==> flow/design.v <==
module Decoder (
input  wire [1:0] IN ,
output reg  [3:0] OUT
);
always @(*)
  begin
  OUT = 4'b0000 ;
    case (IN)
     2'b00 : OUT = 4'b0001 ;
     2'b01 : OUT = 4'b0010 ;          
     2'b10 : OUT = 4'b0100 ;     
     2'b11 : OUT = 4'b1000 ;     
   endcase
 end 
 endmodule
module ARITHMETIC_UNIT 
#( parameter IN_DATA_WIDTH = 16,
             OUT_DATA_WIDTH = 16
)
(
input  wire [IN_DATA_WIDTH-1:0]   A   ,
input  wire [IN_DATA_WIDTH-1:0]   B   ,
input  wire [1:0]                 ALU_FUNC ,
input  wire                       CLK ,
input  wire                       Arith_enable ,
output reg                        Carry_OUT,
output reg [OUT_DATA_WIDTH-1:0]   Arith_OUT,
output reg                        Arith_Flag
);
reg [OUT_DATA_WIDTH-1:0]  Arith_OUT_comb  ;
reg                       Arith_Flag_comb ;
wire                      Carry_OUT_comb  ;
always @ (posedge CLK)
 begin 
   Arith_OUT <= Arith_OUT_comb ;
   Carry_OUT <= Carry_OUT_comb ;
   Arith_Flag <= Arith_Flag_comb ;
	end
always @ (*)
 begin 
    Arith_OUT_comb = 1'b0 ;
    Arith_Flag_comb = 1'b0 ;
	if(Arith_enable)
      case (ALU_FUNC)
      2'b00 : begin
              Arith_OUT_comb = A + B ;
              Arith_Flag_comb = 1'b1 ;              
		      end
      2'b01 : begin
              Arith_OUT_comb = A - B ;
              Arith_Flag_comb = 1'b1 ;           
		      end
      2'b10 : begin
              Arith_OUT_comb = A * B ;
              Arith_Flag_comb = 1'b1 ;           
		      end
      2'b11 : begin
              Arith_OUT_comb = (B == 0) ? {IN_DATA_WIDTH{1'b1}} : A / B ;   
              Arith_Flag_comb = 1'b1 ;           
		      end
      endcase
	else
	 begin
      Arith_OUT_comb = 'b0 ;
      Arith_Flag_comb = 1'b0 ;
     end
 end
assign Carry_OUT_comb = Arith_OUT_comb [IN_DATA_WIDTH] ;
 endmodule
module LOGIC_UNIT 
#( parameter IN_DATA_WIDTH = 16 ,
             OUT_DATA_WIDTH = 16
)
(
input  wire [IN_DATA_WIDTH-1:0]  A   ,
input  wire [IN_DATA_WIDTH-1:0]  B   ,
input  wire [1:0]                ALU_FUNC ,
input  wire                      CLK ,
input  wire                      Logic_enable ,
output reg [OUT_DATA_WIDTH-1:0]  Logic_OUT,
output reg                       Logic_Flag
);
reg [OUT_DATA_WIDTH-1:0]  Logic_OUT_comb  ;
reg                       Logic_Flag_comb ;
always @ (posedge CLK)
 begin 
   Logic_OUT  <= Logic_OUT_comb ;
   Logic_Flag <= Logic_Flag_comb ;
	end
always @ (*)
 begin 
    Logic_OUT_comb = 1'b0 ;
    Logic_Flag_comb = 1'b0 ;
	if(Logic_enable)
      case (ALU_FUNC)
      2'b00 : begin
              Logic_OUT_comb = A & B ;
              Logic_Flag_comb = 1'b1 ;              
		      end
      2'b01 : begin
              Logic_OUT_comb = A | B ;
              Logic_Flag_comb = 1'b1 ;           
		      end
      2'b10 : begin
              Logic_OUT_comb = ~(A & B) ;
              Logic_Flag_comb = 1'b1 ;           
		      end
      2'b11 : begin
              Logic_OUT_comb = ~(A | B) ;
              Logic_Flag_comb = 1'b1 ;           
		      end
      endcase
	else
	 begin
      Logic_OUT_comb = 1'b0 ;
      Logic_Flag_comb = 1'b0 ;
     end
 end
 endmodule
module SHIFT_UNIT 
#( parameter IN_DATA_WIDTH = 16 ,
             OUT_DATA_WIDTH = 16
)
(
input  wire [IN_DATA_WIDTH-1:0]  A   ,
input  wire [IN_DATA_WIDTH-1:0]  B   ,
input  wire [1:0]                ALU_FUNC ,
input  wire                      CLK ,
input  wire                      Shift_enable ,
output reg  [OUT_DATA_WIDTH-1:0] Shift_OUT,
output reg                       Shift_Flag
);
reg [OUT_DATA_WIDTH-1:0]  Shift_OUT_comb  ;
reg                       Shift_Flag_comb ;
always @ (posedge CLK)
 begin 
   Shift_OUT  <= Shift_OUT_comb ;
   Shift_Flag <= Shift_Flag_comb ;
	end
always @ (*)
 begin 
    Shift_OUT_comb = 1'b0 ;
    Shift_Flag_comb = 1'b0 ;
	if(Shift_enable)
      case (ALU_FUNC)
      2'b00 : begin
              Shift_OUT_comb = A >> 1  ;
              Shift_Flag_comb = 1'b1 ;              
		      end
      2'b01 : begin
              Shift_OUT_comb = A << 1 ;
              Shift_Flag_comb = 1'b1 ;           
		      end
      2'b10 : begin
              Shift_OUT_comb = B >> 1 ;
              Shift_Flag_comb = 1'b1 ;           
		      end
      2'b11 : begin
              Shift_OUT_comb = B << 1 ;
              Shift_Flag_comb = 1'b1 ;           
		      end
      endcase
	else
	 begin
      Shift_OUT_comb = 1'b0 ;
      Shift_Flag_comb = 1'b0 ;
     end
 end
 endmodule
module CMP_UNIT 
#( parameter IN_DATA_WIDTH  = 16,
             OUT_DATA_WIDTH = 16
)
(
input  wire [IN_DATA_WIDTH-1:0]   A   ,
input  wire [IN_DATA_WIDTH-1:0]   B   ,
input  wire [1:0]                 ALU_FUNC ,
input  wire                       CLK ,
input  wire                       CMP_enable ,
output reg  [OUT_DATA_WIDTH-1:0]  CMP_OUT ,
output reg                        CMP_Flag
);
reg [OUT_DATA_WIDTH-1:0]  CMP_OUT_comb  ;
reg                       CMP_Flag_comb ;
always @ (posedge CLK)
 begin 
   CMP_OUT  <= CMP_OUT_comb ;
   CMP_Flag <= CMP_Flag_comb ;
	end
always @ (*)
 begin 
    CMP_OUT_comb = 1'b0 ;
    CMP_Flag_comb = 1'b0 ;
	if(CMP_enable)
      case (ALU_FUNC)
      2'b00 : begin
              CMP_OUT_comb = 'b0  ;
              CMP_Flag_comb = 1'b1 ;              
		      end
      2'b01 : begin
              CMP_Flag_comb = 1'b1 ;  
              if (A==B)
                CMP_OUT_comb = 'b1;
              else
                CMP_OUT_comb = 'b0;			  
		      end
      2'b10 : begin
              CMP_Flag_comb = 1'b1 ;  
              if (A>B)
                CMP_OUT_comb = 'b10;
              else
                CMP_OUT_comb = 'b0;			  
		      end
      2'b11 : begin
              CMP_Flag_comb = 1'b1 ; 
              if (A<B)
                CMP_OUT_comb = 'b11;
              else
                CMP_OUT_comb = 'b0;			  
		      end
      endcase
	else
	 begin
      CMP_OUT_comb = 'b0 ;
      CMP_Flag_comb = 1'b0 ;
     end
 end
 endmodule
module ALU_TOP 
#( parameter OP_DATA_WIDTH = 16 ,
             Arith_OUT_WIDTH = OP_DATA_WIDTH + OP_DATA_WIDTH ,            
             Logic_OUT_WIDTH = OP_DATA_WIDTH ,
             Shift_OUT_WIDTH = OP_DATA_WIDTH ,
             CMP_OUT_WIDTH = 3 
)
(
input  wire [OP_DATA_WIDTH-1:0]    A   ,
input  wire [OP_DATA_WIDTH-1:0]    B   ,
input  wire [3:0]                  ALU_FUNC ,
input  wire                        CLK ,
output wire [Arith_OUT_WIDTH-1:0]  Arith_OUT,
output wire                        Carry_OUT,
output wire                        Arith_Flag,
output wire [Logic_OUT_WIDTH-1:0]  Logic_OUT,
output wire                        Logic_Flag,
output wire [Shift_OUT_WIDTH-1:0]  Shift_OUT,
output wire                        Shift_Flag,
output wire [CMP_OUT_WIDTH-1:0]    CMP_OUT,
output wire                        CMP_Flag
);
wire                  CMP_enable ;
wire                  Shift_enable ;
wire                  Logic_enable ;
wire                  Arith_enable ;
Decoder U0 (
.IN(ALU_FUNC[3:2]),
.OUT({Shift_enable,CMP_enable,Logic_enable,Arith_enable})
);
ARITHMETIC_UNIT # ( .IN_DATA_WIDTH(OP_DATA_WIDTH), .OUT_DATA_WIDTH(Arith_OUT_WIDTH)) U0_ARITHMETIC_UNIT (
.A(A),
.B(B),
.ALU_FUNC(ALU_FUNC[1:0]),
.CLK(CLK),
.Arith_enable(Arith_enable),
.Arith_OUT(Arith_OUT),
.Carry_OUT(Carry_OUT),
.Arith_Flag(Arith_Flag)
);
LOGIC_UNIT # ( .IN_DATA_WIDTH(OP_DATA_WIDTH), .OUT_DATA_WIDTH(Logic_OUT_WIDTH)) U0_LOGIC_UNIT (
.A(A),
.B(B),
.ALU_FUNC(ALU_FUNC[1:0]),
.CLK(CLK),
.Logic_enable(Logic_enable),
.Logic_OUT(Logic_OUT),
.Logic_Flag(Logic_Flag)
);
SHIFT_UNIT # ( .IN_DATA_WIDTH(OP_DATA_WIDTH), .OUT_DATA_WIDTH(Shift_OUT_WIDTH)) U0_SHIFT_UNIT (
.A(A),
.B(B),
.ALU_FUNC(ALU_FUNC[1:0]),
.CLK(CLK),
.Shift_enable(Shift_enable),
.Shift_OUT(Shift_OUT),
.Shift_Flag(Shift_Flag)
);
CMP_UNIT # ( .IN_DATA_WIDTH(OP_DATA_WIDTH), .OUT_DATA_WIDTH(CMP_OUT_WIDTH)) U0_CMP_UNIT (
.A(A),
.B(B),
.ALU_FUNC(ALU_FUNC[1:0]),
.CLK(CLK),
.CMP_enable(CMP_enable),
.CMP_OUT(CMP_OUT),
.CMP_Flag(CMP_Flag)
);
endmodule
=== From RTL to reports: ALU_TOP ===
Tool output for the design above, in the order of the flow.
Lines are those of the file above, counted from 1.
Operators carry their Yosys type and port widths (W data, S select, Z words).
Library cell names are shortened.
Not given: -

* Top module: ALU_TOP
* Clock port: CLK
* Library: sky130hd
* Library corner: tt_025C_1v80

=== Elaborated design ===
Counts by Yosys on the flattened word-level netlist (proc, flatten, opt, wreduce; memories kept). Register bits leave out memories and registers merged into their read ports (data or address). Print and check cells are left out.

* Output and inout port bits: 72
* Register bits after elaboration: 72
* Input bits: 37
* Elaborated cells: 42

* Multiply operators: 1
* Bitwise logic cells: 4
* Multiplexer cells: 11
* Div/mod/pow operators: 1
* Order comparisons: 2
* Eq/ne operators: 7
* Reductions and logical operators: 4
* Add/subtract/negate cells: 2

{| class="wikitable"
|+ Operators with widths
! kind !! count
|-
| $div A16 B16 Y32 || 1
|-
| $mul A16 B16 Y32 || 1
|-
| $pmux W32 S4 || 1
|-
| $pmux W16 S4 || 2
|-
| $not A16 Y16 || 2
|-
| $mux W32 || 1
|-
| $add A16 B16 Y17 || 1
|-
| $sub A16 B16 Y17 || 1
|-
| $mux W17 || 1
|-
| $gt A16 B16 Y1 || 1
|-
| $lt A16 B16 Y1 || 1
|-
| $eq A16 B16 Y1 || 1
|-
| $and A16 B16 Y16 || 1
|-
| $or A16 B16 Y16 || 1
|-
| $logic_not A16 Y1 || 1
|-
| $pmux W4 S4 || 1
|-
| $pmux W3 S4 || 1
|-
| $eq A2 B2 Y1 const B || 4
|-
| $eq A2 B1 Y1 const B || 2
|-
| $logic_not A2 Y1 || 2
|-
| $reduce_or A4 Y1 || 1
|-
| $mux W2 || 2
|-
| $mux W1 || 2
|}

=== Depth ===
Yosys ltp: most cells in a row. Word level: on the elaborated netlist, between registers, memories and ports. Mapped: between sequential cells and ports; inverters and the memories' decode and read muxes count.

* Depth in word-level cells: 4
* ABC_AREA: 1
* Mapped depth: 688
* Depth with buffers taken out: 641

=== Mapped cells and area ===
Yosys stat after the flow's synthesis: flattened, memories mapped to cells. It holds for the ABC_AREA given above (unset counts as 0); a run with the other value may have another netlist.

* Area of sequential cells: 0.0014013 mm^2
* Cells in the netlist: 5677
* Chip area (Yosys): 0.0358619 mm^2
* Mapped flip-flops: 70
* Buffers: 177

{| class="wikitable"
|+ Cells by type
! cell type !! count !! total area (um^2)
|-
| ha_1 || 546 || 6.83E+03
|-
| nand2_1 || 1351 || 5.07E+03
|-
| fa_1 || 196 || 3.92E+03
|-
| inv_1 || 1008 || 3.78E+03
|-
| a21oi_1 || 379 || 1.9E+03
|-
| xor2_1 || 215 || 1.88E+03
|-
| o21ai_0 || 373 || 1866.79
|-
| dfxtp_1 || 70 || 1.4E+03
|-
| nand3_1 || 235 || 1.18E+03
|-
| nor2_1 || 277 || 1.04E+03
|-
| xnor2_1 || 95 || 832.048
|-
| nand4_1 || 71 || 444.176
|-
| nand2_2 || 67 || 419.152
|-
| nand3_2 || 40 || 400.384
|-
| clkbuf_1 || 105 || 394.128
|-
| o21ai_1 || 62 || 310.298
|-
| o21bai_1 || 37 || 277.766
|-
| nor2_4 || 24 || 270.259
|}

Other cell types: 51; their cells: 526.

=== Path before layout ===
Source: OpenSTA report_checks on the synthesized netlist (no wires, ideal clock, input and output delay 20% of the period each), path of least setup slack; recovery checks are left aside. Register names are those of the netlist, which keeps one name where synthesis merged equal registers.

* Kind: input-to-reg
* Start point: input B[0]
* End point: register U0_ARITHMETIC_UNIT.Arith_OUT[0]
* Stages: 670
* Data required time: 104.877 ns
* Period: 105.0 ns
* Setup slack: 0.118 ns
* Time at the first pin: 21.000 ns
* Setup time: 0.123 ns
* Path buffers: 49
* Arrival time: 104.759 ns
* Input delay: 21.000 ns
* Path delay: 83.882 ns
* Synthesis period reached: 104.882 ns

"path delay" = arrival - input delay + setup time.
"stages": output pins that drive a net of the path, with the launching flip-flop's if there is one; two outputs of one cell count as two.
"synthesis period reached" = period - worst setup slack (recovery checks aside). The figure is calculated, with input and output delays left at 20% of the set period.
The rows between start and end are the longest chain of elaborated cells between them; the timing report does not say that the signal goes this way. Where chains are equally long, one stands for them.
Each line given opens the expression or statement behind the cell; cells for indexed reads and writes are added by Yosys, which also makes memories of some case tables.

* Path through: buf_2 > inv_1 > nand3_1 > nor2_1 > nand2_1 > inv_2 > nand2_1 > nand2_2 > nand2_1 > inv_1 > ha_1 > nand2_1 > inv_1 > nand2_1 > nor3_1 > nand3_1 > nand2_1 > inv_1 > [634 not listed] > nand2_1 > o21ai_1 > ha_1 > a21boi_0 > o21a_1 > o21ai_0 > nand2_1 > a21oi_1 > o21bai_1 > a21o_1 > a21oi_1 > o221ai_1 > a211oi_1 > nand3_1 > nor3_1 > nand2_1 > nand2_1 > a21oi_1
* Length of the longest elaborated chain: 3
* Elaborated cells on any way between the ends: 7
* Source lines of those cells: 5
* Those cells by class: add/sub (2); mul (1); div (1); mux (2); reduce/logical (1)

{| class="wikitable"
|+ Ends and longest elaborated chain, after synthesis
! what !! line !! source
|-
| start: declaration || 238 || <nowiki>input  wire [OP_DATA_WIDTH-1:0]    B   ,</nowiki>
|-
| $div A16 B16 Y32 || 58 || <nowiki>Arith_OUT_comb = (B == 0) ? {IN_DATA_WIDTH{1'b1}} : A / B ;</nowiki>
|-
| $mux W32 || 58 ||
|-
| $pmux W32 S4 || 44 || <nowiki>case (ALU_FUNC)</nowiki>
|-
| end: assignment || 35 || <nowiki>Arith_OUT <= Arith_OUT_comb ;</nowiki>
|-
| end: declaration || 27 || <nowiki>output reg [OUT_DATA_WIDTH-1:0]   Arith_OUT,</nowiki>
|}

=== Path in the finished layout ===
Path of least setup slack in the final report of record 1 (OpenROAD, finished layout, wires in). Where an end is a register, its clock arrival counts in the times.

* Kind: input-to-reg
* Start point: input B[5]
* End point: register U0_ARITHMETIC_UNIT.Arith_OUT[0]
* Stages: 667
* Setup slack: 18.56 ns
* Input delay: 31.20 ns
* Period: 156.0 ns
* Data required time: 156.25 ns
* Time at the first pin: 31.20 ns
* Setup time: 0.15 ns
* Path buffers: 50
* Arrival time: 137.69 ns

The rows between start and end are the longest chain of elaborated cells between them; the timing report does not say that the signal goes this way. Where chains are equally long, one stands for them.

* Path through: clkdlybuf4s50_1 > buf_2 > inv_2 > nand3_1 > nor2_1 > nand3_1 > nand2_2 > nand2_1 > inv_1 > ha_1 > nand2_1 > inv_1 > nand2_1 > nor3_1 > nand3_1 > nand2_1 > inv_1 > nand2_1 > [631 not listed] > nand2_1 > o21ai_1 > ha_1 > a21boi_0 > o21a_1 > o21ai_0 > nand2_1 > a21oi_1 > o21bai_1 > a21o_1 > a21oi_1 > o221ai_1 > a211oi_1 > nand3_1 > nor3_1 > nand2_1 > nand2_1 > a21oi_1
* Length of the longest elaborated chain: 3
* Elaborated cells on any way between the ends: 4
* Source lines of those cells: 2
* Those cells by class: div (1); mux (2); reduce/logical (1)

{| class="wikitable"
|+ Ends and longest elaborated chain, after layout
! what !! line !! source
|-
| start: declaration || 238 || <nowiki>input  wire [OP_DATA_WIDTH-1:0]    B   ,</nowiki>
|-
| $div A16 B16 Y32 || 58 || <nowiki>Arith_OUT_comb = (B == 0) ? {IN_DATA_WIDTH{1'b1}} : A / B ;</nowiki>
|-
| $mux W32 || 58 ||
|-
| $pmux W32 S4 || 44 || <nowiki>case (ALU_FUNC)</nowiki>
|-
| end: assignment || 35 || <nowiki>Arith_OUT <= Arith_OUT_comb ;</nowiki>
|-
| end: declaration || 27 || <nowiki>output reg [OUT_DATA_WIDTH-1:0]   Arith_OUT,</nowiki>
|}

Flow measurements of ALU_TOP on sky130hd: 3 stored runs with different settings, listed in no order. Input and output delays are each 20% of the period that was set; the output load is 0.01 pF.
"achieved clock period" means the clock period less the worst setup slack. The figure is calculated, with input and output delays left at 20% of the set period.
"worst setup path time" = time allowed to the worst setup path (clock period - input delay - output delay, where it has them) - its slack; a late launch clock adds to it, a late capture clock takes from it.

Record 1
==> flow/run.sh <==
#!/bin/bash
# the make line also repeats the synthesis and layout settings of config.mk as NAME=value (left out here)
make -C /OpenROAD-flow-scripts/flow DESIGN_CONFIG=/design/flow/config.mk WORK_HOME=/design/flow/orfs CLKGATE_MAP_FILE= finish
==> flow/config.mk <==
export PLATFORM = sky130hd
export DESIGN_NAME = ALU_TOP
export DESIGN_NICKNAME = ALU_TOP
export VERILOG_FILES = /design/flow/design.v
export SDC_FILE = /design/flow/constraint.sdc
export NUM_CORES = 4
export LEC_CHECK = 0
export ABC_AREA = 1
export CAP_MARGIN = 20
export CELL_PAD_IN_SITES_GLOBAL_PLACEMENT = 0
export CORE_ASPECT_RATIO = 0.67
export CORE_MARGIN = 8
export CORE_UTILIZATION = 43
export CTS_CLUSTER_SIZE = 70
export GPL_ROUTABILITY_DRIVEN = 0
export GPL_TIMING_DRIVEN = 0
export PLACE_DENSITY = 0.82
export SLEW_MARGIN = 20
==> flow/constraint.sdc <==
create_clock -name core_clock -period 156.0 [get_ports {CLK}]
set_input_delay 31.2000 -clock core_clock [delete_from_list [all_inputs] [get_ports {CLK}]]
set_output_delay 31.2000 -clock core_clock [all_outputs]
set_load 0.01 [all_outputs]

==> results of record 1 <==
chip area after synthesis (Yosys): 0.0358619 mm^2
die area: 0.0930834 mm^2
standard-cell area of the final layout: 0.0388072 mm^2
utilization: 47.1 %
worst setup slack after layout: 18.560 ns
total negative slack: 0.000 ns
worst hold slack: 31.598 ns
achieved clock period: 137.440 ns
worst setup path time: 106.24 ns
worst setup path kind: input-to-reg

Record 2
==> flow/run.sh <==
#!/bin/bash
# the make line also repeats the synthesis and layout settings of config.mk as NAME=value (left out here)
make -C /OpenROAD-flow-scripts/flow DESIGN_CONFIG=/design/flow/config.mk WORK_HOME=/design/flow/orfs CLKGATE_MAP_FILE= finish
==> flow/config.mk <==
export PLATFORM = sky130hd
export DESIGN_NAME = ALU_TOP
export DESIGN_NICKNAME = ALU_TOP
export VERILOG_FILES = /design/flow/design.v
export SDC_FILE = /design/flow/constraint.sdc
export NUM_CORES = 4
export LEC_CHECK = 0
export CAP_MARGIN = 20
export CORE_MARGIN = 2
export CORE_UTILIZATION = 40
export SETUP_SLACK_MARGIN = 5.0
export SLEW_MARGIN = 20
==> flow/constraint.sdc <==
create_clock -name core_clock -period 102.0 [get_ports {CLK}]
set_input_delay 20.4000 -clock core_clock [delete_from_list [all_inputs] [get_ports {CLK}]]
set_output_delay 20.4000 -clock core_clock [all_outputs]
set_load 0.01 [all_outputs]

==> results of record 2 <==
chip area after synthesis (Yosys): 0.0339138 mm^2
die area: 0.0871283 mm^2
standard-cell area of the final layout: 0.0416787 mm^2
utilization: 49.7 %
worst setup slack after layout: 3.934 ns
total negative slack: 0.000 ns
worst hold slack: 20.536 ns
achieved clock period: 98.066 ns
worst setup path time: 77.67 ns
worst setup path kind: input-to-reg

Record 3
==> flow/run.sh <==
#!/bin/bash
# the make line also repeats the synthesis and layout settings of config.mk as NAME=value (left out here)
make -C /OpenROAD-flow-scripts/flow DESIGN_CONFIG=/design/flow/config.mk WORK_HOME=/design/flow/orfs CLKGATE_MAP_FILE= finish
==> flow/config.mk <==
export PLATFORM = sky130hd
export DESIGN_NAME = ALU_TOP
export DESIGN_NICKNAME = ALU_TOP
export VERILOG_FILES = /design/flow/design.v
export SDC_FILE = /design/flow/constraint.sdc
export NUM_CORES = 4
export LEC_CHECK = 0
export ABC_AREA = 1
export CAP_MARGIN = 5
export CELL_PAD_IN_SITES_DETAIL_PLACEMENT = 0
export CORE_MARGIN = 2
export CORE_UTILIZATION = 15
export GPL_ROUTABILITY_DRIVEN = 0
export MAX_ROUTING_LAYER = met4
export MIN_ROUTING_LAYER = met1
export SETUP_SLACK_MARGIN = -2.0
export SLEW_MARGIN = 20
==> flow/constraint.sdc <==
create_clock -name core_clock -period 119.0 [get_ports {CLK}]
set_input_delay 23.8000 -clock core_clock [delete_from_list [all_inputs] [get_ports {CLK}]]
set_output_delay 23.8000 -clock core_clock [all_outputs]
set_load 0.01 [all_outputs]

==> results of record 3 <==
chip area after synthesis (Yosys): 0.0358619 mm^2
die area: 0.243005 mm^2
standard-cell area of the final layout: 0.0414485 mm^2
utilization: 17.4 %
worst setup slack after layout: 8.739 ns
total negative slack: 0.000 ns
worst hold slack: 24.153 ns
achieved clock period: 110.261 ns
worst setup path time: 86.46 ns
worst setup path kind: input-to-reg
